==> flow/design.v <==
module aib_bert_chk #(
parameter [0:0] BERT_BUF_MODE_EN = 1   
)
(
input            clk,                   
input            rstn,                  
input            rx_rst_pulse,          
input            rx_start_pulse,        
input            seed_in_en,            
input      [1:0] rx_sft_nb,             
input      [7:0]   rx_bert_data_in,     
input      [2:0]   rx_ptrn_sel,         
output reg [127:0] rx_bert_data_ff,     
output reg         rbert_running_ff,    
output reg [15:0]  rbert_biterr_cnt_ff  
);
localparam [1:0] NBIT1 = 2'b00;  
localparam [1:0] NBIT2 = 2'b01;  
localparam [1:0] NBIT4 = 2'b10;  
localparam [1:0] NBIT8 = 2'b11;  
localparam [2:0] PRBS7   = 3'b000;  
localparam [2:0] PRBS15  = 3'b001;  
localparam [2:0] PRBS23  = 3'b010;  
localparam [2:0] PRBS31  = 3'b011;  
localparam [2:0] PTRN127 = 3'b100;  
localparam [2:0] PTRN128 = 3'b101;  
integer i;  
reg  [127:0] lfsr_buf_ff;       
reg  [127:0] seed_data_in;      
reg  [127:0] lfsr_buf_next;     
reg  [  7:0] bit_err;           
reg  [  3:0] rxbert_inc_val;    
reg          co2_nc;            
wire [15:0] rbert_biterr_cnt_in;  
wire [15:0] rbert_biterr_nxt;     
wire        co1_cnt;              
wire [7:0] lfsr7_sft1;  
wire [7:0] lfsr7_sft2;  
wire [7:0] lfsr7_sft3;  
wire [7:0] lfsr7_sft4;  
wire [7:0] lfsr7_sft5;  
wire [7:0] lfsr7_sft6;  
wire [7:0] lfsr7_sft7;  
wire [7:0] lfsr7_sft8;  
wire [14:0] lfsr15_sft1;  
wire [14:0] lfsr15_sft2;  
wire [14:0] lfsr15_sft3;  
wire [14:0] lfsr15_sft4;  
wire [14:0] lfsr15_sft5;  
wire [14:0] lfsr15_sft6;  
wire [14:0] lfsr15_sft7;  
wire [14:0] lfsr15_sft8;  
wire [22:0] lfsr23_sft1;  
wire [22:0] lfsr23_sft2;  
wire [22:0] lfsr23_sft3;  
wire [22:0] lfsr23_sft4;  
wire [22:0] lfsr23_sft5;  
wire [22:0] lfsr23_sft6;  
wire [22:0] lfsr23_sft7;  
wire [22:0] lfsr23_sft8;  
wire [30:0] lfsr31_sft1;  
wire [30:0] lfsr31_sft2;  
wire [30:0] lfsr31_sft3;  
wire [30:0] lfsr31_sft4;  
wire [30:0] lfsr31_sft5;  
wire [30:0] lfsr31_sft6;  
wire [30:0] lfsr31_sft7;  
wire [30:0] lfsr31_sft8;  
always @(posedge clk or negedge rstn)
  begin: rbert_running_register
    if(!rstn)  
      begin
        rbert_running_ff <= 1'h0;
      end
    else if(rx_rst_pulse)
      begin
        rbert_running_ff <= 1'h0;
      end
    else if(rx_start_pulse)
      begin
        rbert_running_ff <= 1'b1;
      end
  end  
always @(*)
  begin: seed_data_in_logic
    case(rx_sft_nb[1:0])
      NBIT1:  
        begin
          seed_data_in[127:0] = {rx_bert_data_in[0],
                                 lfsr_buf_ff[127:1]};
        end
      NBIT2:  
        begin
          seed_data_in[127:0] = {rx_bert_data_in[1:0],
                                 lfsr_buf_ff[127:2]};
        end
      NBIT4:  
        begin
          seed_data_in[127:0] = {rx_bert_data_in[3:0],
                                 lfsr_buf_ff[127:4]};
        end
      NBIT8:  
        begin
          seed_data_in[127:0] = {rx_bert_data_in[7:0],
                                 lfsr_buf_ff[127:8]};
        end
    endcase
  end  
assign lfsr7_sft1[7:0] = {(lfsr_buf_ff[121] ^ lfsr_buf_ff[122]),
                           lfsr_buf_ff[127:121]};
assign lfsr7_sft2[7:0] = {(lfsr7_sft1[1] ^ lfsr7_sft1[2]),lfsr7_sft1[7:1]};
assign lfsr7_sft3[7:0] = {(lfsr7_sft2[1] ^ lfsr7_sft2[2]),lfsr7_sft2[7:1]};
assign lfsr7_sft4[7:0] = {(lfsr7_sft3[1] ^ lfsr7_sft3[2]),lfsr7_sft3[7:1]};
assign lfsr7_sft5[7:0] = {(lfsr7_sft4[1] ^ lfsr7_sft4[2]),lfsr7_sft4[7:1]};
assign lfsr7_sft6[7:0] = {(lfsr7_sft5[1] ^ lfsr7_sft5[2]),lfsr7_sft5[7:1]};
assign lfsr7_sft7[7:0] = {(lfsr7_sft6[1] ^ lfsr7_sft6[2]),lfsr7_sft6[7:1]};
assign lfsr7_sft8[7:0] = {(lfsr7_sft7[1] ^ lfsr7_sft7[2]),lfsr7_sft7[7:1]};
assign lfsr15_sft1[14:0] = {(lfsr_buf_ff[113] ^ lfsr_buf_ff[114]),
                             lfsr_buf_ff[127:114]};
assign lfsr15_sft2[14:0] = {(lfsr15_sft1[0] ^ lfsr15_sft1[1]),lfsr15_sft1[14:1]};
assign lfsr15_sft3[14:0] = {(lfsr15_sft2[0] ^ lfsr15_sft2[1]),lfsr15_sft2[14:1]};
assign lfsr15_sft4[14:0] = {(lfsr15_sft3[0] ^ lfsr15_sft3[1]),lfsr15_sft3[14:1]};
assign lfsr15_sft5[14:0] = {(lfsr15_sft4[0] ^ lfsr15_sft4[1]),lfsr15_sft4[14:1]};
assign lfsr15_sft6[14:0] = {(lfsr15_sft5[0] ^ lfsr15_sft5[1]),lfsr15_sft5[14:1]};
assign lfsr15_sft7[14:0] = {(lfsr15_sft6[0] ^ lfsr15_sft6[1]),lfsr15_sft6[14:1]};
assign lfsr15_sft8[14:0] = {(lfsr15_sft7[0] ^ lfsr15_sft7[1]),lfsr15_sft7[14:1]};
assign lfsr23_sft1[22:0] = {(lfsr_buf_ff[105] ^ lfsr_buf_ff[110]),
                             lfsr_buf_ff[127:106]};
assign lfsr23_sft2[22:0] = {(lfsr23_sft1[0] ^ lfsr23_sft1[5]),lfsr23_sft1[22:1]};
assign lfsr23_sft3[22:0] = {(lfsr23_sft2[0] ^ lfsr23_sft2[5]),lfsr23_sft2[22:1]};
assign lfsr23_sft4[22:0] = {(lfsr23_sft3[0] ^ lfsr23_sft3[5]),lfsr23_sft3[22:1]};
assign lfsr23_sft5[22:0] = {(lfsr23_sft4[0] ^ lfsr23_sft4[5]),lfsr23_sft4[22:1]};
assign lfsr23_sft6[22:0] = {(lfsr23_sft5[0] ^ lfsr23_sft5[5]),lfsr23_sft5[22:1]};
assign lfsr23_sft7[22:0] = {(lfsr23_sft6[0] ^ lfsr23_sft6[5]),lfsr23_sft6[22:1]};
assign lfsr23_sft8[22:0] = {(lfsr23_sft7[0] ^ lfsr23_sft7[5]),lfsr23_sft7[22:1]};
assign lfsr31_sft1[30:0] = {(lfsr_buf_ff[97] ^ lfsr_buf_ff[100]),
                             lfsr_buf_ff[127:98]};
assign lfsr31_sft2[30:0] = {(lfsr31_sft1[0] ^ lfsr31_sft1[3]),lfsr31_sft1[30:1]};
assign lfsr31_sft3[30:0] = {(lfsr31_sft2[0] ^ lfsr31_sft2[3]),lfsr31_sft2[30:1]};
assign lfsr31_sft4[30:0] = {(lfsr31_sft3[0] ^ lfsr31_sft3[3]),lfsr31_sft3[30:1]};
assign lfsr31_sft5[30:0] = {(lfsr31_sft4[0] ^ lfsr31_sft4[3]),lfsr31_sft4[30:1]};
assign lfsr31_sft6[30:0] = {(lfsr31_sft5[0] ^ lfsr31_sft5[3]),lfsr31_sft5[30:1]};
assign lfsr31_sft7[30:0] = {(lfsr31_sft6[0] ^ lfsr31_sft6[3]),lfsr31_sft6[30:1]};
assign lfsr31_sft8[30:0] = {(lfsr31_sft7[0] ^ lfsr31_sft7[3]),lfsr31_sft7[30:1]};
always @(*)
  begin: lfsr_buf_next_logic
    lfsr_buf_next[127:0] = lfsr_buf_ff[127:0];
    case(rx_ptrn_sel[2:0])
      PRBS7:  
        begin
          case(rx_sft_nb[1:0])
            NBIT1:  
              begin
                lfsr_buf_next[127:120] = lfsr7_sft1[7:0];
              end
            NBIT2:  
              begin
                lfsr_buf_next[127:120] = lfsr7_sft2[7:0];
              end
            NBIT4:  
              begin
                lfsr_buf_next[127:120] = lfsr7_sft4[7:0];
              end
            NBIT8:  
              begin
                lfsr_buf_next[127:120] = lfsr7_sft8[7:0];
              end
          endcase
        end
      PRBS15:  
        begin
          case(rx_sft_nb[1:0])
            NBIT1:  
              begin
                lfsr_buf_next[127:113] = lfsr15_sft1[14:0];
              end
            NBIT2:  
              begin
                lfsr_buf_next[127:113] = lfsr15_sft2[14:0];
              end
            NBIT4:  
              begin
                lfsr_buf_next[127:113] = lfsr15_sft4[14:0];
              end
            NBIT8:  
              begin
                lfsr_buf_next[127:113] = lfsr15_sft8[14:0];
              end
          endcase
        end
      PRBS23:  
        begin
          case(rx_sft_nb[1:0])
            NBIT1:  
              begin
                lfsr_buf_next[127:105] = lfsr23_sft1[22:0];
              end
            NBIT2:  
              begin
                lfsr_buf_next[127:105] = lfsr23_sft2[22:0];
              end
            NBIT4:  
              begin
                lfsr_buf_next[127:105] = lfsr23_sft4[22:0];
              end
            NBIT8:  
              begin
                lfsr_buf_next[127:105] = lfsr23_sft8[22:0];
              end
          endcase
        end 
      PRBS31:   
        begin
          case(rx_sft_nb[1:0])
            NBIT1:  
              begin
                lfsr_buf_next[127:97] = lfsr31_sft1[30:0];
              end
            NBIT2:  
              begin
                lfsr_buf_next[127:97] = lfsr31_sft2[30:0];
              end
            NBIT4:  
              begin
                lfsr_buf_next[127:97] = lfsr31_sft4[30:0];
              end
            NBIT8:  
              begin
                lfsr_buf_next[127:97] = lfsr31_sft8[30:0];
              end
          endcase
        end
      PTRN127:  
        begin
          case(rx_sft_nb[1:0])
            NBIT1:  
              begin
                lfsr_buf_next[127:1] = { lfsr_buf_ff[1],
                                         lfsr_buf_ff[127:2]  };
              end
            NBIT2:  
              begin
                lfsr_buf_next[127:1] = { lfsr_buf_ff[2:1],
                                         lfsr_buf_ff[127:3] };
              end
            NBIT4:  
              begin
                lfsr_buf_next[127:1] = { lfsr_buf_ff[4:1],
                                         lfsr_buf_ff[127:5] };
              end
            NBIT8:  
              begin
                lfsr_buf_next[127:1] = { lfsr_buf_ff[8:1],
                                         lfsr_buf_ff[127:9] };
              end
          endcase
        end
      PTRN128:  
        begin
          case(rx_sft_nb[1:0])
            NBIT1:  
              begin
                lfsr_buf_next[127:0] = { lfsr_buf_ff[0],
                                         lfsr_buf_ff[127:1]  };
              end
            NBIT2:  
              begin
                lfsr_buf_next[127:0] = { lfsr_buf_ff[1:0],
                                         lfsr_buf_ff[127:2] };
              end
            NBIT4:  
              begin
                lfsr_buf_next[127:0] = { lfsr_buf_ff[3:0],
                                         lfsr_buf_ff[127:4] };
              end
            NBIT8:  
              begin
                lfsr_buf_next[127:0] = { lfsr_buf_ff[7:0],
                                         lfsr_buf_ff[127:8] };
              end
          endcase
        end
      default:  
        begin
          lfsr_buf_next[127:0] = lfsr_buf_ff[127:0];
        end
    endcase
  end  
always @(posedge clk or negedge rstn)
  begin: lfsr_buf_register
    if(!rstn)  
      begin
        lfsr_buf_ff[127:0] <= 128'h0000_0000_0000_0000_0000_0000_0000_0000;
      end
    else if(rx_rst_pulse)
      begin
        lfsr_buf_ff[127:0] <= 128'h0000_0000_0000_0000_0000_0000_0000_0000;
      end
    else if(rbert_running_ff  | rx_start_pulse)
      begin
        lfsr_buf_ff[127:0] <= lfsr_buf_next[127:0] &
                              {31'h7fff_ffff,{97{BERT_BUF_MODE_EN}}};
      end
    else if(seed_in_en)
      begin
        lfsr_buf_ff[127:0] <= seed_data_in[127:0] &
                              {31'h7fff_ffff,{97{BERT_BUF_MODE_EN}}};
      end
  end  
always @(posedge clk or negedge rstn)
  begin: rx_bert_data_register
    if(!rstn)  
      begin
        rx_bert_data_ff[127:0] <= 128'h0000_0000_0000_0000_0000_0000_0000_0000;
      end
    else if(rx_rst_pulse)
      begin
        rx_bert_data_ff[127:0] <= 128'h0000_0000_0000_0000_0000_0000_0000_0000;
      end
    else if(rbert_running_ff  | rx_start_pulse)
      begin
        rx_bert_data_ff[127:0] <= seed_data_in[127:0];
      end
  end  
always @(*)
  begin: bit_err_logic
    bit_err[7:0]     = 8'b00;
    case(rx_sft_nb[1:0])
      NBIT1:  
        begin
          if(rbert_running_ff)
            bit_err[0] = lfsr_buf_ff[127] ^ rx_bert_data_ff[127];
        end
      NBIT2:  
        begin
          if(rbert_running_ff)
            bit_err[1:0] = lfsr_buf_ff[127:126] ^ rx_bert_data_ff[127:126];
        end
      NBIT4:  
        begin
          if(rbert_running_ff)
            bit_err[3:0] = lfsr_buf_ff[127:124] ^ rx_bert_data_ff[127:124];
        end
      NBIT8:  
        begin
          if(rbert_running_ff)
            bit_err[7:0] = lfsr_buf_ff[127:120] ^ rx_bert_data_ff[127:120];
        end
    endcase
  end  
always @(*)
  begin: rxbert_inc_val_logic
    rxbert_inc_val[3:0] = 4'h0;
    for(i=0;i<8;i=i+1)
      begin
        rxbert_inc_val[3:0] = rxbert_inc_val[3:0] + {3'h0,bit_err[i]};
      end
  end  
assign {co1_cnt,rbert_biterr_nxt[15:0]}  = rbert_biterr_cnt_ff[15:0] +
                                          {12'h0,rxbert_inc_val[3:0]};
assign rbert_biterr_cnt_in[15:0] = co1_cnt ? 16'hffff : rbert_biterr_nxt[15:0];
always @(posedge clk or negedge rstn)
  begin: rbert_biterr_cnt_register
    if(!rstn)  
      begin
        rbert_biterr_cnt_ff[15:0] <= {16{1'b0}};
      end
    else if(rx_rst_pulse)
      begin
        rbert_biterr_cnt_ff[15:0] <= {16{1'b0}};
      end
    else if(rbert_running_ff)
      begin
        rbert_biterr_cnt_ff[15:0] <= rbert_biterr_cnt_in[15:0];
      end
  end  
endmodule  
module aib_rx_bert #(
parameter [0:0] BERT_BUF_MODE_EN = 1   
)
(
input         clk,               
input         rstn,              
input [  3:0] rx_rst_pulse,      
input [  3:0] rx_start_pulse,    
input [  3:0] seed_in_en,        
input [  5:0] chk3_lane_sel_ff,  
input [  5:0] chk2_lane_sel_ff,  
input [  5:0] chk1_lane_sel_ff,  
input [  5:0] chk0_lane_sel_ff,  
input [  2:0] chk3_ptrn_sel_ff,  
input [  2:0] chk2_ptrn_sel_ff,  
input [  2:0] chk1_ptrn_sel_ff,  
input [  2:0] chk0_ptrn_sel_ff,  
input [319:0] rx_bert_data_i,    
input         sdr_mode,          
input   [1:0] r_fifo_mode,       
input         m_gen2_mode,       
output reg [ 48:0] rbert_bit_cnt_ff,  
output     [ 15:0] biterr_cnt_chk3,   
output     [ 15:0] biterr_cnt_chk2,   
output     [ 15:0] biterr_cnt_chk1,   
output     [ 15:0] biterr_cnt_chk0,   
output     [127:0] rx_bert3_data,     
output     [127:0] rx_bert2_data,     
output     [127:0] rx_bert1_data,     
output     [127:0] rx_bert0_data,     
output     [  3:0] rbert_running_ff   
);
localparam   FIFO_1X   = 2'b00;        
localparam   FIFO_2X   = 2'b01;        
localparam   FIFO_4X   = 2'b10;        
localparam [1:0] NBIT1 = 2'b00;  
localparam [1:0] NBIT2 = 2'b01;  
localparam [1:0] NBIT4 = 2'b10;  
localparam [1:0] NBIT8 = 2'b11;  
integer i;  
reg [39:0][7:0] rx_bert_lanes;    
reg [ 1:0] rx_sft_nb;             
reg [ 7:0] rx_bert_data_chk0_ff;   
reg [ 7:0] rx_bert_data_chk1_ff;   
reg [ 7:0] rx_bert_data_chk2_ff;   
reg [ 7:0] rx_bert_data_chk3_ff;   
reg [48:0] rbert_bit_cnt_in;
reg        co1_nc;
wire [7:0] rx_bert_data_chk0;    
wire [7:0] rx_bert_data_chk1;    
wire [7:0] rx_bert_data_chk2;    
wire [7:0] rx_bert_data_chk3;    
always @(*)
  begin: rx_sft_nb_logic
    case(r_fifo_mode)
      FIFO_1X:  
        begin
          if(sdr_mode)
            rx_sft_nb[1:0] = 2'b00;  
          else
            rx_sft_nb[1:0] = 2'b01;  
        end
      FIFO_2X:  
        begin
          if(sdr_mode)
            rx_sft_nb[1:0] = 2'b01;  
          else
            rx_sft_nb[1:0] = 2'b10;  
        end
      FIFO_4X:  
        begin
          if(sdr_mode)
            rx_sft_nb[1:0] = 2'b10;  
          else
            rx_sft_nb[1:0] = 2'b11;  
        end
      default:  
        begin
          if(sdr_mode)
            rx_sft_nb[1:0] = 2'b00;  
          else
            rx_sft_nb[1:0] = 2'b01;  
        end
    endcase
  end  
always @(*)
  begin: rx_bert_lanes_logic
    if(m_gen2_mode)  
      begin: rx_bert_lanes_gen2
        for(i=0;i<40;i=i+1)
          begin
            rx_bert_lanes[i] = { rx_bert_data_i[(2*i)+241],
                                 rx_bert_data_i[(2*i)+240],
                                 rx_bert_data_i[(2*i)+161],
                                 rx_bert_data_i[(2*i)+160],
                                 rx_bert_data_i[(2*i)+81],
                                 rx_bert_data_i[(2*i)+80],
                                 rx_bert_data_i[(2*i)+1],
                                 rx_bert_data_i[2*i] };
          end
      end  
    else  
      begin: rx_bert_lanes_gen1
        for(i=0;i<20;i=i+1)
          begin
            if(sdr_mode)  
              begin
                rx_bert_lanes[i] = { rx_bert_data_i[(2*i)+241],  
                                     rx_bert_data_i[(2*i)+240],  
                                     rx_bert_data_i[(2*i)+161],  
                                     rx_bert_data_i[(2*i)+160],  
                                     rx_bert_data_i[(2*i)+81],   
                                     rx_bert_data_i[(2*i)+80],   
                                     rx_bert_data_i[(2*i)+40],
                                     rx_bert_data_i[2*i] };
              end  
            else  
              begin
                rx_bert_lanes[i] = { rx_bert_data_i[(2*i)+241],  
                                     rx_bert_data_i[(2*i)+240],  
                                     rx_bert_data_i[(2*i)+161],  
                                     rx_bert_data_i[(2*i)+160],  
                                     rx_bert_data_i[(2*i)+41],
                                     rx_bert_data_i[(2*i)+40],
                                     rx_bert_data_i[(2*i)+1],
                                     rx_bert_data_i[2*i] };
              end  
          end
        for(i=20;i<40;i=i+1)
          begin
            rx_bert_lanes[i] = { rx_bert_data_i[(2*i)+241],  
                                 rx_bert_data_i[(2*i)+240],  
                                 rx_bert_data_i[(2*i)+161],  
                                 rx_bert_data_i[(2*i)+160],  
                                 rx_bert_data_i[(2*i)+81],   
                                 rx_bert_data_i[(2*i)+80],   
                                 rx_bert_data_i[(2*i)+1],    
                                 rx_bert_data_i[2*i] };      
          end
      end  
  end  
assign rx_bert_data_chk0[7:0] = (chk0_lane_sel_ff[5:0] < 6'd40)      ?
                                 rx_bert_lanes[chk0_lane_sel_ff[5:0] ] :
                                 8'h00;
assign rx_bert_data_chk1[7:0] = (chk1_lane_sel_ff[5:0] < 6'd40)      ?
                                 rx_bert_lanes[chk1_lane_sel_ff[5:0]] :
                                 8'h00;
assign rx_bert_data_chk2[7:0] = (chk2_lane_sel_ff[5:0] < 6'd40)      ?
                                 rx_bert_lanes[chk2_lane_sel_ff[5:0]] :
                                 8'h00;
assign rx_bert_data_chk3[7:0] = (chk3_lane_sel_ff[5:0] < 6'd40)      ?
                                 rx_bert_lanes[chk3_lane_sel_ff[5:0]] :
                                 8'h00;
always @(posedge clk or negedge rstn)
  begin: rx_bert_data_register
    if(!rstn)
      begin
        rx_bert_data_chk0_ff[7:0] <= 8'h0;
        rx_bert_data_chk1_ff[7:0] <= 8'h0;
        rx_bert_data_chk2_ff[7:0] <= 8'h0;
        rx_bert_data_chk3_ff[7:0] <= 8'h0;
      end
    else
      begin
        rx_bert_data_chk0_ff[7:0] <= rx_bert_data_chk0[7:0];
        rx_bert_data_chk1_ff[7:0] <= rx_bert_data_chk1[7:0];
        rx_bert_data_chk2_ff[7:0] <= rx_bert_data_chk2[7:0];
        rx_bert_data_chk3_ff[7:0] <= rx_bert_data_chk3[7:0];
      end
  end  
always @(*)
  begin: rbert_bit_cnt_in_logic
    case(rx_sft_nb[1:0])
      NBIT1:  
        begin
          {co1_nc,rbert_bit_cnt_in[48:0]} = rbert_bit_cnt_ff[48:0] + 49'd1;
        end
      NBIT2:  
        begin
          {co1_nc,rbert_bit_cnt_in[48:0]} = rbert_bit_cnt_ff[48:0] + 49'd2;
        end
      NBIT4:  
        begin
          {co1_nc,rbert_bit_cnt_in[48:0]} = rbert_bit_cnt_ff[48:0] + 49'd4;
        end
      NBIT8:  
        begin
          {co1_nc,rbert_bit_cnt_in[48:0]} = rbert_bit_cnt_ff[48:0] + 49'd8;
        end
    endcase
  end  
always @(posedge clk or negedge rstn)
  begin: rbert_bit_cnt_register
    if(!rstn)  
      begin
        rbert_bit_cnt_ff[48:0] <= {49{1'b0}};
      end
    else if(rx_rst_pulse[3:0] != 4'h0)
      begin
        rbert_bit_cnt_ff[48:0] <= {49{1'b0}};
      end
    else if(rbert_running_ff[3:0] != 4'h0)
      begin
        rbert_bit_cnt_ff[48:0] <= rbert_bit_cnt_in[48:0];
      end
  end  
aib_bert_chk #(.BERT_BUF_MODE_EN (BERT_BUF_MODE_EN))
aib_bert_chk0(
.clk             (clk),            
.rstn            (rstn),           
.rx_rst_pulse    (rx_rst_pulse[0]),   
.rx_start_pulse  (rx_start_pulse[0]), 
.seed_in_en      (seed_in_en[0]),     
.rx_sft_nb       (rx_sft_nb[1:0]), 
.rx_bert_data_in (rx_bert_data_chk0_ff[7:0]),  
.rx_ptrn_sel     (chk0_ptrn_sel_ff[2:0]),      
.rx_bert_data_ff     (rx_bert0_data[127:0]), 
.rbert_running_ff    (rbert_running_ff[0]),     
.rbert_biterr_cnt_ff (biterr_cnt_chk0[15:0])
);
aib_bert_chk #(.BERT_BUF_MODE_EN (BERT_BUF_MODE_EN))
aib_bert_chk1(
.clk             (clk),            
.rstn            (rstn),           
.rx_rst_pulse    (rx_rst_pulse[1]),   
.rx_start_pulse  (rx_start_pulse[1]), 
.seed_in_en      (seed_in_en[1]),     
.rx_sft_nb       (rx_sft_nb[1:0]), 
.rx_bert_data_in (rx_bert_data_chk1_ff[7:0]),  
.rx_ptrn_sel     (chk1_ptrn_sel_ff[2:0]),      
.rx_bert_data_ff     (rx_bert1_data[127:0]), 
.rbert_running_ff    (rbert_running_ff[1]),     
.rbert_biterr_cnt_ff (biterr_cnt_chk1[15:0])
);
aib_bert_chk #(.BERT_BUF_MODE_EN (BERT_BUF_MODE_EN))
aib_bert_chk2(
.clk             (clk),            
.rstn            (rstn),           
.rx_rst_pulse    (rx_rst_pulse[2]),   
.rx_start_pulse  (rx_start_pulse[2]), 
.seed_in_en      (seed_in_en[2]),     
.rx_sft_nb       (rx_sft_nb[1:0]), 
.rx_bert_data_in (rx_bert_data_chk2_ff[7:0]),  
.rx_ptrn_sel     (chk2_ptrn_sel_ff[2:0]),      
.rx_bert_data_ff     (rx_bert2_data[127:0]), 
.rbert_running_ff    (rbert_running_ff[2]),     
.rbert_biterr_cnt_ff (biterr_cnt_chk2[15:0])
);
aib_bert_chk #(.BERT_BUF_MODE_EN (BERT_BUF_MODE_EN))
aib_bert_chk3(
.clk             (clk),            
.rstn            (rstn),           
.rx_rst_pulse    (rx_rst_pulse[3]),   
.rx_start_pulse  (rx_start_pulse[3]), 
.seed_in_en      (seed_in_en[3]),     
.rx_sft_nb       (rx_sft_nb[1:0]), 
.rx_bert_data_in (rx_bert_data_chk3_ff[7:0]),  
.rx_ptrn_sel     (chk3_ptrn_sel_ff[2:0]),      
.rx_bert_data_ff     (rx_bert3_data[127:0]), 
.rbert_running_ff    (rbert_running_ff[3]),     
.rbert_biterr_cnt_ff (biterr_cnt_chk3[15:0])
);
endmodule  
From RTL to reports: aib_rx_bert --
Tool output for the design above before and after an edit, in the order of the flow. Lines under "original" count in the file above, lines under "edited" in the edited file. "difference" is "edited" less "original", of the values as shown; "rel. change" is that difference over "original", in percent. Operators carry their Yosys type and port widths (W data, S select, Z words). The mark - stands for no value.
Inputs: top module aib_rx_bert, clock clk, standard-cell library sky130hd, corner tt_025C_1v80

Edit of the RTL --
Unified diff, file above to edited file. This change comes from a script, not from a designer. The edited design behaves differently; no optimisation was intended.
begin of diff
@@ -582,18 +582,7 @@
       end
   end  
-aib_bert_chk #(.BERT_BUF_MODE_EN (BERT_BUF_MODE_EN))
-aib_bert_chk0(
-.clk             (clk),            
-.rstn            (rstn),           
-.rx_rst_pulse    (rx_rst_pulse[0]),   
-.rx_start_pulse  (rx_start_pulse[0]), 
-.seed_in_en      (seed_in_en[0]),     
-.rx_sft_nb       (rx_sft_nb[1:0]), 
-.rx_bert_data_in (rx_bert_data_chk0_ff[7:0]),  
-.rx_ptrn_sel     (chk0_ptrn_sel_ff[2:0]),      
-.rx_bert_data_ff     (rx_bert0_data[127:0]), 
-.rbert_running_ff    (rbert_running_ff[0]),     
-.rbert_biterr_cnt_ff (biterr_cnt_chk0[15:0])
-);
+assign rx_bert0_data[127:0] = 0;
+assign rbert_running_ff[0] = 0;
+assign biterr_cnt_chk0[15:0] = 0;
 aib_bert_chk #(.BERT_BUF_MODE_EN (BERT_BUF_MODE_EN))
 aib_bert_chk1(
end of diff

Word-level counts --
Source: Yosys, flattened and elaborated, memories not mapped. Widths are those after wreduce. Registers that Yosys merges into a memory's read port (data or address) are not register bits. Print and check cells do not count.
Bit counts:
- register bits after elaboration | original 1173, edited 892, difference -281, rel. change -23.96%
- elaborated cells | original 507, edited 396, difference -111, rel. change -21.89%
- output and inout port bits | original 629, edited 629, difference 0, rel. change 0.00%
Cells by class:
- reductions and logical operators | original 50, edited 39, difference -11, rel. change -22.00%
- equality and inequality tests | original 49, edited 38, difference -11, rel. change -22.45%
- magnitude comparators | original 4, edited 3, difference -1, rel. change -25.00%
- shift operators | original 4, edited 3, difference -1, rel. change -25.00%
- bitwise logic cells | original 148, edited 111, difference -37, rel. change -25.00%
- multiplexer cells | original 175, edited 143, difference -32, rel. change -18.29%
- add/sub/neg operators | original 36, edited 28, difference -8, rel. change -22.22%
Operators with widths:
- $xor A1 B1 Y1 | original 132, edited 99, difference -33, rel. change -25.00%
- $add A4 B1 Y4 | original 24, edited 18, difference -6, rel. change -25.00%
- $reduce_and A2 Y1 | original 24, edited 18, difference -6, rel. change -25.00%
- $mux W128 | original 20, edited 15, difference -5, rel. change -25.00%
- $mux W1 | original 18, edited 14, difference -4, rel. change -22.22%
- $reduce_bool A2 Y1 | original 13, edited 10, difference -3, rel. change -23.08%
- $mux W16 | original 12, edited 9, difference -3, rel. change -25.00%
- $eq A3 B2 Y1 const B | original 8, edited 6, difference -2, rel. change -25.00%
- $eq A3 B3 Y1 const B | original 8, edited 6, difference -2, rel. change -25.00%
- $mux W8 | original 8, edited 6, difference -2, rel. change -25.00%
- $pmux W1 S4 | original 8, edited 6, difference -2, rel. change -25.00%
- $pmux W128 S4 | original 8, edited 6, difference -2, rel. change -25.00%
- $pmux W8 S4 | original 8, edited 6, difference -2, rel. change -25.00%
- $mux W4 | original 44, edited 43, difference -1, rel. change -2.27%
- $mux W2 | original 5, edited 4, difference -1, rel. change -20.00%
- $add A1 B1 Y2 | original 4, edited 3, difference -1, rel. change -25.00%
- $add A16 B4 Y17 | original 4, edited 3, difference -1, rel. change -25.00%
- $eq A3 B1 Y1 const B | original 4, edited 3, difference -1, rel. change -25.00%
- $logic_not A3 Y1 | original 4, edited 3, difference -1, rel. change -25.00%
- $lt A6 B6 Y1 const B | original 4, edited 3, difference -1, rel. change -25.00%
- $ne A3 B3 Y1 const B | original 4, edited 3, difference -1, rel. change -25.00%
- $ne A4 B4 Y1 const B | original 4, edited 3, difference -1, rel. change -25.00%
- $ne A5 B5 Y1 const B | original 4, edited 3, difference -1, rel. change -25.00%
- $ne A6 B6 Y1 const B | original 4, edited 3, difference -1, rel. change -25.00%
- $ne A7 B7 Y1 const B | original 4, edited 3, difference -1, rel. change -25.00%
- $ne A8 B8 Y1 const B | original 4, edited 3, difference -1, rel. change -25.00%
- $or A1 B1 Y1 | original 4, edited 3, difference -1, rel. change -25.00%
- $pmux W127 S4 | original 4, edited 3, difference -1, rel. change -25.00%
Operator kinds equal on both sides are left out: 13. Not every row of either side is listed.

Depth --
Yosys ltp: most cells in a row. Word level: on the elaborated netlist, between registers, memories and ports. Mapped: between sequential cells and ports; inverters and the memories' decode and read muxes count.
Depth:
- depth in word-level cells | original 15, edited 15, difference 0, rel. change 0.00%
- ABC_AREA | original 0, edited 0
- depth in mapped cells | original 30, edited 30, difference 0, rel. change 0.00%

Synthesis result --
Source: synth_stat.txt of the flow (Yosys; design flattened, memories mapped). It holds for the ABC_AREA given above (unset counts as 0); a run with the other value may have another netlist.
Cell types:
- sky130_fd_sc_hd__nand2_1 | original 776, edited 1300, difference +524, rel. change +67.53%
- sky130_fd_sc_hd__mux2i_1 | original 533, edited 92, difference -441, rel. change -82.74%
- sky130_fd_sc_hd__a211oi_1 | original 456, edited 47, difference -409, rel. change -89.69%
- sky130_fd_sc_hd__a311oi_1 | original 43, edited 358, difference +315, rel. change +732.56%
- sky130_fd_sc_hd__dfrtp_1 | original 1173, edited 892, difference -281, rel. change -23.96%
- sky130_fd_sc_hd__mux2_2 | original 794, edited 583, difference -211, rel. change -26.57%
- sky130_fd_sc_hd__clkbuf_1 | original 507, edited 305, difference -202, rel. change -39.84%
- sky130_fd_sc_hd__buf_4 | original 19, edited 157, difference +138, rel. change +726.32%
- sky130_fd_sc_hd__o22ai_1 | original 487, edited 372, difference -115, rel. change -23.61%
- sky130_fd_sc_hd__buf_2 | original 176, edited 265, difference +89, rel. change +50.57%
- sky130_fd_sc_hd__mux4_2 | original 375, edited 295, difference -80, rel. change -21.33%
- sky130_fd_sc_hd__nor2_1 | original 343, edited 276, difference -67, rel. change -19.53%
- sky130_fd_sc_hd__o21ai_0 | original 229, edited 168, difference -61, rel. change -26.64%
- sky130_fd_sc_hd__buf_1 | original 94, edited 47, difference -47, rel. change -50.00%
- sky130_fd_sc_hd__nand3_1 | original 95, edited 53, difference -42, rel. change -44.21%
- sky130_fd_sc_hd__inv_1 | original 84, edited 58, difference -26, rel. change -30.95%
- sky130_fd_sc_hd__o221ai_1 | original 42, edited 16, difference -26, rel. change -61.90%
- sky130_fd_sc_hd__nor3_1 | original 105, edited 80, difference -25, rel. change -23.81%
Cell types equal on both sides are left out: 10. Not every row of either side is listed.
Synthesis totals:
- flip-flop cells | original 1173, edited 892, difference -281, rel. change -23.96%
- mapped area (sq mm) | original 0.0782, edited 0.0610235, difference -0.0171765, rel. change -21.96%
- mapped cells | original 7503, edited 6303, difference -1200, rel. change -15.99%
- buffers | original 803, edited 780, difference -23, rel. change -2.86%
The figures by module come from a second, unflattened synthesis with its own total; it is not the netlist above.
Unflattened totals:
- cells (unflattened synthesis) | original 8012, edited 6333, difference -1679, rel. change -20.96%
- area total of the unflattened synthesis (sq mm) | original 0.0799454, edited 0.0623661, difference -0.0175793, rel. change -21.99%
Each row is one instance without its submodules.
Modules, original:
- aib_bert_chk #(BERT_BUF_MODE_EN=1) | area 0.0157926 sq mm, instances 4, sequential area 0.0068316 sq mm, cells 1619
- aib_rx_bert | area 0.0167748 sq mm, instances 1, sequential area 0.0020269 sq mm, cells 1536
Modules, edited:
- aib_bert_chk #(BERT_BUF_MODE_EN=1) | area 0.0157926 sq mm, instances 3, sequential area 0.0068316 sq mm, cells 1619
- aib_rx_bert | area 0.0149881 sq mm, instances 1, sequential area 0.0018268 sq mm, cells 1476

Path before layout --
Path of least setup slack by OpenSTA after synthesis, without wires, with an ideal clock, recovery checks aside; 20% of the period is set as input and as output delay. Where synthesis merged equal registers, the netlist keeps one of their names.
Timing after synthesis:
- path kind | original input -> register, edited input -> register
- start | original input port r_fifo_mode[0], edited input port r_fifo_mode[0]
- end | original register aib_bert_chk2.rbert_biterr_cnt_ff[9], edited register aib_bert_chk3.rbert_biterr_cnt_ff[7]
- data arrival time (ns) | original 7.595, edited 7.566, difference -0.029, rel. change -0.38%
- external input delay (ns) | original 1.500, edited 1.500, difference 0.000, rel. change 0.00%
- delay of the path (ns) | original 6.189, edited 6.160, difference -0.029, rel. change -0.47%
- stages on the path | original 29, edited 30, difference +1, rel. change +3.45%
- slack (ns) | original -0.189, edited -0.160, difference +0.029
- period (ns) | original 7.5, edited 7.5, difference 0.0, rel. change 0.00%
- launch time at the first pin (ns) | original 1.500, edited 1.500, difference 0.000, rel. change 0.00%
- synthesis period reached (ns) | original 7.689, edited 7.66, difference -0.029, rel. change -0.38%
"delay of the path" = arrival - input delay + setup time. "stages on the path": output pins that drive a net of the path, with the launching flip-flop's if there is one; two outputs of one cell count as two. "synthesis period reached" is the clock period less the worst setup slack; recovery checks do not enter. This is arithmetic on one report: input and output delays are still those of the set period (20% each). The rows between start and end are the longest chain of elaborated cells between them; the timing report does not say that the signal goes this way. Where chains are equally long, one stands for them. Each line given opens the expression or statement behind the cell; cells for indexed reads and writes are added by Yosys, which also makes memories of some case tables. A register here has more assigning lines than the two given.
Between the ends, after synthesis, original: path through sky130_fd_sc_hd__inv_1 sky130_fd_sc_hd__ha_1 sky130_fd_sc_hd__buf_2 sky130_fd_sc_hd__inv_1 sky130_fd_sc_hd__o21a_1 sky130_fd_sc_hd__buf_2 sky130_fd_sc_hd__buf_2 sky130_fd_sc_hd__clkbuf_1 sky130_fd_sc_hd__buf_2 sky130_fd_sc_hd__a21oi_1 sky130_fd_sc_hd__a221oi_1 sky130_fd_sc_hd__nor2_1 sky130_fd_sc_hd__ha_1 sky130_fd_sc_hd__inv_1 sky130_fd_sc_hd__fa_1 sky130_fd_sc_hd__inv_1 sky130_fd_sc_hd__fa_1 sky130_fd_sc_hd__fa_1 sky130_fd_sc_hd__inv_1 sky130_fd_sc_hd__fa_1 sky130_fd_sc_hd__fa_1 sky130_fd_sc_hd__inv_1 sky130_fd_sc_hd__a21oi_1 sky130_fd_sc_hd__o21bai_1 sky130_fd_sc_hd__or3b_2 sky130_fd_sc_hd__clkbuf_1 sky130_fd_sc_hd__o31ai_1 sky130_fd_sc_hd__a21oi_1 sky130_fd_sc_hd__a211oi_1, length of the longest elaborated chain 15, elaborated cells on any way between the ends 24
RTL lines, path after synthesis, original:
- start, declared | line 397 | input   [1:0] r_fifo_mode,
- $eq A2 B2 Y1 | line 432 | case(r_fifo_mode)
- $pmux W2 S2 | line 432
- $eq A2 B2 Y1 | line 328 | case(rx_sft_nb[1:0])
- $pmux W1 S4 | line 328
- $add A1 B1 Y2 | line 356 | rxbert_inc_val[3:0] = rxbert_inc_val[3:0] + {3'h0,bit_err[i]};
- $add A4 B1 Y4 (6 in a row) | line 356
- $add A16 B4 Y17 | line 359 | assign {co1_cnt,rbert_biterr_nxt[15:0]}  = rbert_biterr_cnt_ff[15:0] +
- $mux W16 | line 361 | assign rbert_biterr_cnt_in[15:0] = co1_cnt ? 16'hffff : rbert_biterr_nxt[15:0];
- $mux W16 | line 372 | else if(rbert_running_ff)
- $mux W16 | line 368 | else if(rx_rst_pulse)
- end, assigned | line 366 | rbert_biterr_cnt_ff[15:0] <= {16{1'b0}};
- end, assigned | line 374 | rbert_biterr_cnt_ff[15:0] <= rbert_biterr_cnt_in[15:0];
- end, declared | line 15 | output reg [15:0]  rbert_biterr_cnt_ff
Between the ends, after synthesis, edited: path through sky130_fd_sc_hd__inv_1 sky130_fd_sc_hd__ha_1 sky130_fd_sc_hd__buf_2 sky130_fd_sc_hd__nand2b_1 sky130_fd_sc_hd__a21o_1 sky130_fd_sc_hd__buf_2 sky130_fd_sc_hd__nand2_1 sky130_fd_sc_hd__buf_2 sky130_fd_sc_hd__clkbuf_1 sky130_fd_sc_hd__o221ai_1 sky130_fd_sc_hd__a21oi_1 sky130_fd_sc_hd__nor2_1 sky130_fd_sc_hd__ha_1 sky130_fd_sc_hd__inv_1 sky130_fd_sc_hd__fa_1 sky130_fd_sc_hd__inv_1 sky130_fd_sc_hd__fa_1 sky130_fd_sc_hd__fa_1 sky130_fd_sc_hd__inv_1 sky130_fd_sc_hd__fa_1 sky130_fd_sc_hd__fa_1 sky130_fd_sc_hd__inv_1 sky130_fd_sc_hd__a21oi_1 sky130_fd_sc_hd__o21bai_1 sky130_fd_sc_hd__nand4_1 sky130_fd_sc_hd__or3_1 sky130_fd_sc_hd__clkbuf_1 sky130_fd_sc_hd__a21oi_1 sky130_fd_sc_hd__nor2_1 sky130_fd_sc_hd__a211oi_1, length of the longest elaborated chain 15, elaborated cells on any way between the ends 24
RTL lines, path after synthesis, edited:
- start, declared | line 397 | input   [1:0] r_fifo_mode,
- $eq A2 B2 Y1 | line 432 | case(r_fifo_mode)
- $pmux W2 S2 | line 432
- $eq A2 B2 Y1 | line 328 | case(rx_sft_nb[1:0])
- $pmux W1 S4 | line 328
- $add A1 B1 Y2 | line 356 | rxbert_inc_val[3:0] = rxbert_inc_val[3:0] + {3'h0,bit_err[i]};
- $add A4 B1 Y4 (6 in a row) | line 356
- $add A16 B4 Y17 | line 359 | assign {co1_cnt,rbert_biterr_nxt[15:0]}  = rbert_biterr_cnt_ff[15:0] +
- $mux W16 | line 361 | assign rbert_biterr_cnt_in[15:0] = co1_cnt ? 16'hffff : rbert_biterr_nxt[15:0];
- $mux W16 | line 372 | else if(rbert_running_ff)
- $mux W16 | line 368 | else if(rx_rst_pulse)
- end, assigned | line 366 | rbert_biterr_cnt_ff[15:0] <= {16{1'b0}};
- end, assigned | line 374 | rbert_biterr_cnt_ff[15:0] <= rbert_biterr_cnt_in[15:0];
- end, declared | line 15 | output reg [15:0]  rbert_biterr_cnt_ff

Timing after layout --
From the final timing report of each run of set A: the path of least setup slack in the routed layout; clock arrival at registers is part of the times.
Timing after layout:
- path kind | original input -> register, edited input -> register
- start | original input port r_fifo_mode[0], edited input port r_fifo_mode[0]
- end | original register aib_bert_chk3.rbert_biterr_cnt_ff[10], edited register aib_bert_chk3.rbert_biterr_cnt_ff[0]
- data arrival time (ns) | original 7.58, edited 7.58, difference 0.00, rel. change 0.00%
- slack (ns) | original 0.60, edited 0.52, difference -0.08
- external input delay (ns) | original 1.50, edited 1.50, difference 0.00, rel. change 0.00%
- launch time at the first pin (ns) | original 1.50, edited 1.50, difference 0.00, rel. change 0.00%
- period (ns) | original 7.5, edited 7.5, difference 0.0, rel. change 0.00%
- stages on the path | original 24, edited 25, difference +1, rel. change +4.17%
The rows between start and end are the longest chain of elaborated cells between them; the timing report does not say that the signal goes this way. Where chains are equally long, one stands for them. A register here has more assigning lines than the two given.
Between the ends, after layout, original: path through sky130_fd_sc_hd__clkdlybuf4s50_1 sky130_fd_sc_hd__inv_1 sky130_fd_sc_hd__ha_2 sky130_fd_sc_hd__buf_4 sky130_fd_sc_hd__nor2b_1 sky130_fd_sc_hd__o21ai_4 sky130_fd_sc_hd__o22ai_1 sky130_fd_sc_hd__a211oi_1 sky130_fd_sc_hd__a211oi_1 sky130_fd_sc_hd__ha_1 sky130_fd_sc_hd__inv_1 sky130_fd_sc_hd__fa_1 sky130_fd_sc_hd__inv_1 sky130_fd_sc_hd__fa_1 sky130_fd_sc_hd__fa_1 sky130_fd_sc_hd__inv_1 sky130_fd_sc_hd__fa_1 sky130_fd_sc_hd__fa_1 sky130_fd_sc_hd__nor2b_1 sky130_fd_sc_hd__o21ai_0 sky130_fd_sc_hd__a21boi_0 sky130_fd_sc_hd__nand3_1 sky130_fd_sc_hd__buf_4 sky130_fd_sc_hd__a311oi_1, length of the longest elaborated chain 15, elaborated cells on any way between the ends 24
RTL lines, path after layout, original:
- start, declared | line 397 | input   [1:0] r_fifo_mode,
- $eq A2 B2 Y1 | line 432 | case(r_fifo_mode)
- $pmux W2 S2 | line 432
- $eq A2 B2 Y1 | line 328 | case(rx_sft_nb[1:0])
- $pmux W1 S4 | line 328
- $add A1 B1 Y2 | line 356 | rxbert_inc_val[3:0] = rxbert_inc_val[3:0] + {3'h0,bit_err[i]};
- $add A4 B1 Y4 (6 in a row) | line 356
- $add A16 B4 Y17 | line 359 | assign {co1_cnt,rbert_biterr_nxt[15:0]}  = rbert_biterr_cnt_ff[15:0] +
- $mux W16 | line 361 | assign rbert_biterr_cnt_in[15:0] = co1_cnt ? 16'hffff : rbert_biterr_nxt[15:0];
- $mux W16 | line 372 | else if(rbert_running_ff)
- $mux W16 | line 368 | else if(rx_rst_pulse)
- end, assigned | line 366 | rbert_biterr_cnt_ff[15:0] <= {16{1'b0}};
- end, assigned | line 374 | rbert_biterr_cnt_ff[15:0] <= rbert_biterr_cnt_in[15:0];
- end, declared | line 15 | output reg [15:0]  rbert_biterr_cnt_ff
Between the ends, after layout, edited: path through sky130_fd_sc_hd__clkdlybuf4s50_1 sky130_fd_sc_hd__inv_1 sky130_fd_sc_hd__ha_1 sky130_fd_sc_hd__nand2b_1 sky130_fd_sc_hd__a21o_4 sky130_fd_sc_hd__nand2_4 sky130_fd_sc_hd__o221ai_1 sky130_fd_sc_hd__a21oi_1 sky130_fd_sc_hd__nor2_1 sky130_fd_sc_hd__ha_1 sky130_fd_sc_hd__inv_1 sky130_fd_sc_hd__fa_1 sky130_fd_sc_hd__inv_1 sky130_fd_sc_hd__fa_1 sky130_fd_sc_hd__fa_1 sky130_fd_sc_hd__inv_1 sky130_fd_sc_hd__fa_1 sky130_fd_sc_hd__fa_1 sky130_fd_sc_hd__inv_1 sky130_fd_sc_hd__a21oi_1 sky130_fd_sc_hd__o21bai_1 sky130_fd_sc_hd__nand4_1 sky130_fd_sc_hd__or3_1 sky130_fd_sc_hd__buf_4 sky130_fd_sc_hd__a311oi_1, length of the longest elaborated chain 15, elaborated cells on any way between the ends 24
RTL lines, path after layout, edited:
- start, declared | line 397 | input   [1:0] r_fifo_mode,
- $eq A2 B2 Y1 | line 432 | case(r_fifo_mode)
- $pmux W2 S2 | line 432
- $eq A2 B2 Y1 | line 328 | case(rx_sft_nb[1:0])
- $pmux W1 S4 | line 328
- $add A1 B1 Y2 | line 356 | rxbert_inc_val[3:0] = rxbert_inc_val[3:0] + {3'h0,bit_err[i]};
- $add A4 B1 Y4 (6 in a row) | line 356
- $add A16 B4 Y17 | line 359 | assign {co1_cnt,rbert_biterr_nxt[15:0]}  = rbert_biterr_cnt_ff[15:0] +
- $mux W16 | line 361 | assign rbert_biterr_cnt_in[15:0] = co1_cnt ? 16'hffff : rbert_biterr_nxt[15:0];
- $mux W16 | line 372 | else if(rbert_running_ff)
- $mux W16 | line 368 | else if(rx_rst_pulse)
- end, assigned | line 366 | rbert_biterr_cnt_ff[15:0] <= {16{1'b0}};
- end, assigned | line 374 | rbert_biterr_cnt_ff[15:0] <= rbert_biterr_cnt_in[15:0];
- end, declared | line 15 | output reg [15:0]  rbert_biterr_cnt_ff

Measured runs --
Both versions went through the flow (Yosys, OpenROAD) with the same settings in each pair. Constraints: input delay and output delay 20% of the set period each, output load 0.01 pF.
Flow settings, set A: period_ns 7.5, CAP_MARGIN 20, CORE_MARGIN 2, CORE_UTILIZATION 40, SLEW_MARGIN 20
Measured results, set A:
- total die area (sq mm) | original 0.199054, edited 0.155697, difference -0.043357, rel. change -21.78%
- chip area in the Yosys report (sq mm) | original 0.0782, edited 0.0610235, difference -0.0171765, rel. change -21.96%
- utilization in the final report (%) | original 48.7, edited 48.8, difference +0.1
- std-cell area (final layout) (sq mm) | original 0.0947121, edited 0.0741086, difference -0.0206035, rel. change -21.75%
- setup TNS (ns) | original 0.000, edited 0.000, difference 0.000
- reached clock period (ns) | original 6.897, edited 6.983, difference +0.086, rel. change +1.25%
- worst hold slack in the final report (ns) | original 0.464, edited 0.461, difference -0.003
- worst setup slack after layout (ns) | original 0.603, edited 0.517, difference -0.086
- power (µW) | original 21856, edited 17055, difference -4801, rel. change -21.97%
Flow settings, set B: CAP_MARGIN 15, CELL_PAD_IN_SITES_GLOBAL_PLACEMENT 3, CORE_MARGIN 6, CORE_UTILIZATION 15, CTS_CLUSTER_SIZE 30, PLACE_DENSITY_LB_ADDON 0.22, SETUP_SLACK_MARGIN 0.67, SLEW_MARGIN 15, TNS_END_PERCENT 25, period_ns 10.1
Measured results, set B:
- total die area (sq mm) | original 0.538807, edited 0.422273, difference -0.116534, rel. change -21.63%
- chip area in the Yosys report (sq mm) | original 0.0782, edited 0.0610235, difference -0.0171765, rel. change -21.96%
- utilization in the final report (%) | original 19.5, edited 19.5, difference 0.0
- std-cell area (final layout) (sq mm) | original 0.101226, edited 0.0787493, difference -0.0224767, rel. change -22.20%
- setup TNS (ns) | original 0.000, edited 0.000, difference 0.000
- reached clock period (ns) | original 8.407, edited 8.529, difference +0.122, rel. change +1.45%
- worst hold slack in the final report (ns) | original 0.461, edited 0.461, difference 0.000
- worst setup slack after layout (ns) | original 1.693, edited 1.571, difference -0.122
- power (µW) | original 18114, edited 13557, difference -4557, rel. change -25.16%
"reached clock period": clock period set for the run, less the worst setup slack. It is reckoned from that one timing run; input and output delays stay at 20% of the period that was set. "power": no workload was simulated; the value follows from the tool's default switching activity.
